==> flow/design.v <==
module conv_1d #(
    parameter DATA_WIDTH  = 8,
    parameter KERNEL_SIZE = 16
) (
    input logic clk,
    input logic arst_n,
    input  logic [DATA_WIDTH-1:0] signal_data,
    input  logic                  signal_vld,
    input  logic                  signal_last,
    output logic                  signal_rdy,
    input  logic [KERNEL_SIZE*DATA_WIDTH-1:0] kernel,
    output logic [DATA_WIDTH*2+$clog2(KERNEL_SIZE)-1:0] result_data,
    output logic                    result_vld,
    output logic                    result_last,
    input  logic                    result_rdy
);
  localparam PRODUCT_WIDTH = (DATA_WIDTH * 2);
  localparam RESULT_WIDTH  = PRODUCT_WIDTH + $clog2(KERNEL_SIZE);
  logic [KERNEL_SIZE-1:0][DATA_WIDTH-1:0] signal_buf;
  logic shift_vld;
  logic shift_last;
  always_ff @(posedge clk or negedge arst_n) begin
    if (!arst_n) begin
      signal_buf <= '0;
      shift_vld <= 1'b0;
      shift_last <= 1'b0;
    end else begin 
      if (signal_vld) begin  
        signal_buf <= {signal_data, signal_buf[KERNEL_SIZE-1:1]}; 
      end
      shift_vld <= signal_vld;
      shift_last <= signal_vld & signal_last;
    end
  end
  logic [KERNEL_SIZE-1:0][PRODUCT_WIDTH-1:0] products;
  always_comb begin
    for (int i = 0; i < KERNEL_SIZE; i++) begin
      products[i] = kernel[i*DATA_WIDTH +: DATA_WIDTH] * signal_buf[i];
    end
  end
  logic [KERNEL_SIZE-1:0][PRODUCT_WIDTH-1:0] products_buf;
  logic products_vld;
  logic products_last;
  always_ff @(posedge clk or negedge arst_n) begin
    if (!arst_n) begin
      products_buf <= '0;
      products_vld <= 1'b0;
      products_last <= 1'b0;
    end else begin
      products_buf <= products;
      products_vld <= shift_vld;
      products_last <= shift_last;
    end
  end
  logic [RESULT_WIDTH-1:0] sum;
  always_comb begin
    sum = 0;
    for (int i = 0; i < KERNEL_SIZE; i++) begin
      sum += products_buf[i];
    end
  end
  logic [RESULT_WIDTH-1:0] sum_buf;
  logic sum_vld;
  logic sum_last;
  always_ff @(posedge clk or negedge arst_n) begin
    if (!arst_n) begin
      sum_buf <= '0;
      sum_vld <= 1'b0;
      sum_last <= 1'b0;
    end else begin
      sum_buf <= sum;
      sum_vld <= products_vld;
      sum_last <= products_last;
    end
  end
  assign result_data = sum_buf;
  assign result_vld  = sum_vld;
  assign result_last = sum_last;
  assign signal_rdy  = 1'b1;
endmodule
* From RTL to reports: conv_1d
Tool output for the design above, in the order of the flow.
Line numbers count from 1 in the design file above.
Library cell names are shortened.
A cell with -- has no value.
- Top module :: conv_1d
- Clock input :: clk
- Cell library :: sky130hd
- Library corner :: tt_025C_1v80

* Elaborated design
Counts by Yosys on the flattened word-level netlist (proc, flatten, opt, wreduce; memories kept). Register bits leave out memories and registers merged into their read ports (data or address); mux counts leave out enables and synchronous resets folded into registers. Print and check cells are left out. Cells with the same type and inputs are merged into one.
- Register bits after elaboration :: 410
- Bits of input ports :: 141
- Output and inout port bits :: 23
- Elaborated cells :: 41
- $add $sub $neg :: 15
- Multipliers :: 16
- Bitwise logic cells :: 1
** Operators with widths (count)
- multiplier 8 x 8 -> 16 bit :: 16
- adder 20 x 16 -> 20 bit :: 11
- adder 19 x 16 -> 20 bit :: 1
- adder 18 x 16 -> 19 bit :: 1
- adder 17 x 16 -> 18 bit :: 1
- adder 16 x 16 -> 17 bit :: 1
- bitwise AND 1 bit :: 1

* Logic depth
Longest topological path by Yosys (ltp), each cell counted once; first at word level (registers and memories cut), then after technology mapping (sequential cells cut; the memories' decode and read muxes count).
- Depth after elaboration :: 15
- ABC_AREA :: 1
- Depth in mapped cells :: 23
- Depth with buffers taken out :: 23

* Mapped cells and area
Yosys stat after the flow's synthesis: flattened, memories mapped to cells. It holds for the ABC_AREA given above (unset counts as 0); a run with the other value may have another netlist.
- Cell count :: 6572
- Chip area (Yosys) :: 53425.0 um^2
- Area of sequential cells :: 10259.8 um^2
- Flip-flop cells :: 410
- Buffer cells :: 285
** Cell types
- fa_1 :: count 796, total area 1.59E+04 um^2
- dfrtp_1 :: count 410, total area 1.03E+04 um^2
- ha_1 :: count 605, total area 7569.76 um^2
- inv_1 :: count 1909, total area 7.17E+03 um^2
- nand2_1 :: count 1637, total area 6.14E+03 um^2
- a21oi_1 :: count 203, total area 1.02E+03 um^2
- clkbuf_1 :: count 262, total area 983.443 um^2
- xor2_1 :: count 99, total area 867.082 um^2
- nor2_1 :: count 182, total area 683.155 um^2
- nand3_1 :: count 114, total area 570.547 um^2
- o21ai_0 :: count 103, total area 515.494 um^2
- xnor2_1 :: count 37, total area 324.061 um^2
- nand2_2 :: count 39, total area 243.984 um^2
- nand4_1 :: count 31, total area 193.936 um^2
- o21ai_2 :: count 20, total area 175.168 um^2
- nor3_1 :: count 29, total area 145.139 um^2
- a21o_1 :: count 16, total area 120.115 um^2
- a31oi_1 :: count 19, total area 118.864 um^2
Other cell types: 16; their cells: 61.

* Path before layout
Source: OpenSTA report_checks on the synthesized netlist (no wires, ideal clock, input and output delay 20% of the period each), path of least setup slack; recovery checks are left aside. Register names are those of the netlist, which keeps one name where synthesis merged equal registers.
- Kind :: reg2reg
- Start :: register (no name shown)
- End :: register sum_buf[16]
- Period :: 6.0 ns
- Setup time :: 0.117 ns
- Time at the first pin :: 0.000 ns
- Arrival :: 4.664 ns
- Required time :: 5.883 ns
- Setup slack :: 1.220 ns
- Path delay :: 4.781 ns
- Stages on the path :: 21
- Path buffers :: 0
- Synthesis period reached :: 4.78 ns
"path delay" = arrival - input delay + setup time.
"stages on the path": output pins that drive a net of the path, with the launching flip-flop's if there is one; two outputs of one cell count as two.
"synthesis period reached" = period - worst setup slack (recovery checks aside). The figure is calculated, with input and output delays left at 20% of the set period.
The rows between start and end are the longest chain of elaborated cells between them; the timing report does not say that the signal goes this way. Where chains are equally long, one stands for them.
A line is the first line of the expression or statement that the cell stems from. Yosys adds cells for indexed reads and writes and turns some case tables into memories.
- Path through :: dfrtp_1 > fa_1 > inv_1 > fa_1 > inv_1 > fa_1 > fa_1 > fa_1 > inv_1 > fa_1 > inv_1 > ha_1 > fa_1 > nand3_1 > nand2_1 > nand3_1 > nand2_2 > nand2_1 > nand2_1 > nand2_1 > nand2_1
- Length of the longest elaborated chain :: 10
- Elaborated cells on any way between the ends :: 10
- Source lines of those cells :: 1
- Those cells by class :: add/sub (10)
** RTL lines, path post-synthesis
- from (decl) :: line 41
- from (assign) :: line 46
- from (assign) :: line 50
- adder 20 x 16 -> 20 bit (10 in a row) :: line 59
- to (assign) :: line 67 : sum_buf <= '0;
- to (assign) :: line 71 : sum_buf <= sum;
- to (decl) :: line 62 : logic [RESULT_WIDTH-1:0] sum_buf;

* Path in the finished layout
Path of least setup slack in the final report of flow run A (OpenROAD, finished layout, wires in). Where an end is a register, its clock arrival counts in the times.
- Kind :: reg2reg
- Start :: register (no name shown)
- End :: register sum_buf[18]
- Period :: 6.0 ns
- Setup time :: 0.11 ns
- Time at the first pin :: 0.65 ns
- Arrival :: 5.73 ns
- Required time :: 6.55 ns
- Setup slack :: 0.82 ns
- Stages on the path :: 21
- Path buffers :: 0
The rows between start and end are the longest chain of elaborated cells between them; the timing report does not say that the signal goes this way. Where chains are equally long, one stands for them.
- Path through :: dfrtp_1 > fa_2 > inv_1 > fa_1 > inv_1 > fa_1 > fa_1 > fa_1 > inv_1 > fa_1 > inv_1 > ha_2 > fa_2 > nand3_1 > nand2_1 > nand2_1 > nand2_1 > nand2_1 > nand2_1 > nand2_1 > nand2_1
- Length of the longest elaborated chain :: 10
- Elaborated cells on any way between the ends :: 10
- Source lines of those cells :: 1
- Those cells by class :: add/sub (10)
** RTL lines, path post-layout
- from (decl) :: line 41
- from (assign) :: line 46
- from (assign) :: line 50
- adder 20 x 16 -> 20 bit (10 in a row) :: line 59
- to (assign) :: line 67 : sum_buf <= '0;
- to (assign) :: line 71 : sum_buf <= sum;
- to (decl) :: line 62 : logic [RESULT_WIDTH-1:0] sum_buf;

conv_1d through Yosys and OpenROAD on sky130hd: 3 stored runs, unordered, with their settings and measured results. The constraints put input and output delay at 20% of the set period each and load the outputs with 0.01 pF.

* Flow run A
** Files
==> flow/run.sh <==
#!/bin/bash
# the make line also repeats the synthesis and layout settings of config.mk as NAME=value (left out here)
make -C /OpenROAD-flow-scripts/flow DESIGN_CONFIG=/design/flow/config.mk WORK_HOME=/design/flow/orfs CLKGATE_MAP_FILE= finish
==> flow/config.mk <==
export PLATFORM = sky130hd
export DESIGN_NAME = conv_1d
export DESIGN_NICKNAME = conv_1d
export VERILOG_FILES = /design/flow/design.v
export SDC_FILE = /design/flow/constraint.sdc
export NUM_CORES = 4
export LEC_CHECK = 0
export ABC_AREA = 1
export CAP_MARGIN = 20
export CELL_PAD_IN_SITES_GLOBAL_PLACEMENT = 1
export CORE_MARGIN = 2
export CORE_UTILIZATION = 40
export SETUP_SLACK_MARGIN = 0.53
export SLEW_MARGIN = 40
export TNS_END_PERCENT = 40
==> flow/constraint.sdc <==
create_clock -name core_clock -period 6.0 [get_ports {clk}]
set_input_delay 1.2000 -clock core_clock [delete_from_list [all_inputs] [get_ports {clk}]]
set_output_delay 1.2000 -clock core_clock [all_outputs]
set_load 0.01 [all_outputs]
** Results
- Post-route worst hold slack :: 0.342 ns
- Final utilization :: 44.0%
- Sum of negative setup slack :: 0.000 ns
- Area of the die :: 136501.0 um^2
- Worst setup slack after layout :: 0.819 ns
- Mapped cell area after synthesis :: 53425.0 um^2

* Flow run B
** Files
==> flow/run.sh <==
#!/bin/bash
# the make line also repeats the synthesis and layout settings of config.mk as NAME=value (left out here)
make -C /OpenROAD-flow-scripts/flow DESIGN_CONFIG=/design/flow/config.mk WORK_HOME=/design/flow/orfs CLKGATE_MAP_FILE= finish
==> flow/config.mk <==
export PLATFORM = sky130hd
export DESIGN_NAME = conv_1d
export DESIGN_NICKNAME = conv_1d
export VERILOG_FILES = /design/flow/design.v
export SDC_FILE = /design/flow/constraint.sdc
export NUM_CORES = 4
export LEC_CHECK = 0
export CAP_MARGIN = 0
export CELL_PAD_IN_SITES_DETAIL_PLACEMENT = 0
export CELL_PAD_IN_SITES_GLOBAL_PLACEMENT = 0
export CORE_MARGIN = 10
export CORE_UTILIZATION = 21
export CTS_CLUSTER_SIZE = 70
export GPL_TIMING_DRIVEN = 0
export MAX_ROUTING_LAYER = met4
export PLACE_DENSITY_LB_ADDON = 0.28
export SETUP_SLACK_MARGIN = 0.92
export SLEW_MARGIN = 30
==> flow/constraint.sdc <==
create_clock -name core_clock -period 9.63 [get_ports {clk}]
set_input_delay 1.9260 -clock core_clock [delete_from_list [all_inputs] [get_ports {clk}]]
set_output_delay 1.9260 -clock core_clock [all_outputs]
set_load 0.01 [all_outputs]
** Results
- Post-route worst hold slack :: 0.339 ns
- Final utilization :: 24.3%
- Sum of negative setup slack :: 0.000 ns
- Area of the die :: 264371.0 um^2
- Worst setup slack after layout :: 3.375 ns
- Mapped cell area after synthesis :: 51282.9 um^2

* Flow run C
** Files
==> flow/run.sh <==
#!/bin/bash
# the make line also repeats the synthesis and layout settings of config.mk as NAME=value (left out here)
make -C /OpenROAD-flow-scripts/flow DESIGN_CONFIG=/design/flow/config.mk WORK_HOME=/design/flow/orfs CLKGATE_MAP_FILE= finish
==> flow/config.mk <==
export PLATFORM = sky130hd
export DESIGN_NAME = conv_1d
export DESIGN_NICKNAME = conv_1d
export VERILOG_FILES = /design/flow/design.v
export SDC_FILE = /design/flow/constraint.sdc
export NUM_CORES = 4
export LEC_CHECK = 0
export CAP_MARGIN = 20
export CORE_MARGIN = 2
export CORE_UTILIZATION = 59
export SLEW_MARGIN = 20
==> flow/constraint.sdc <==
create_clock -name core_clock -period 5.78 [get_ports {clk}]
set_input_delay 1.1560 -clock core_clock [delete_from_list [all_inputs] [get_ports {clk}]]
set_output_delay 1.1560 -clock core_clock [all_outputs]
set_load 0.01 [all_outputs]
** Results
- Post-route worst hold slack :: 0.350 ns
- Final utilization :: 65.9%
- Sum of negative setup slack :: 0.000 ns
- Area of the die :: 89293.4 um^2
- Worst setup slack after layout :: 0.213 ns
- Mapped cell area after synthesis :: 51282.9 um^2
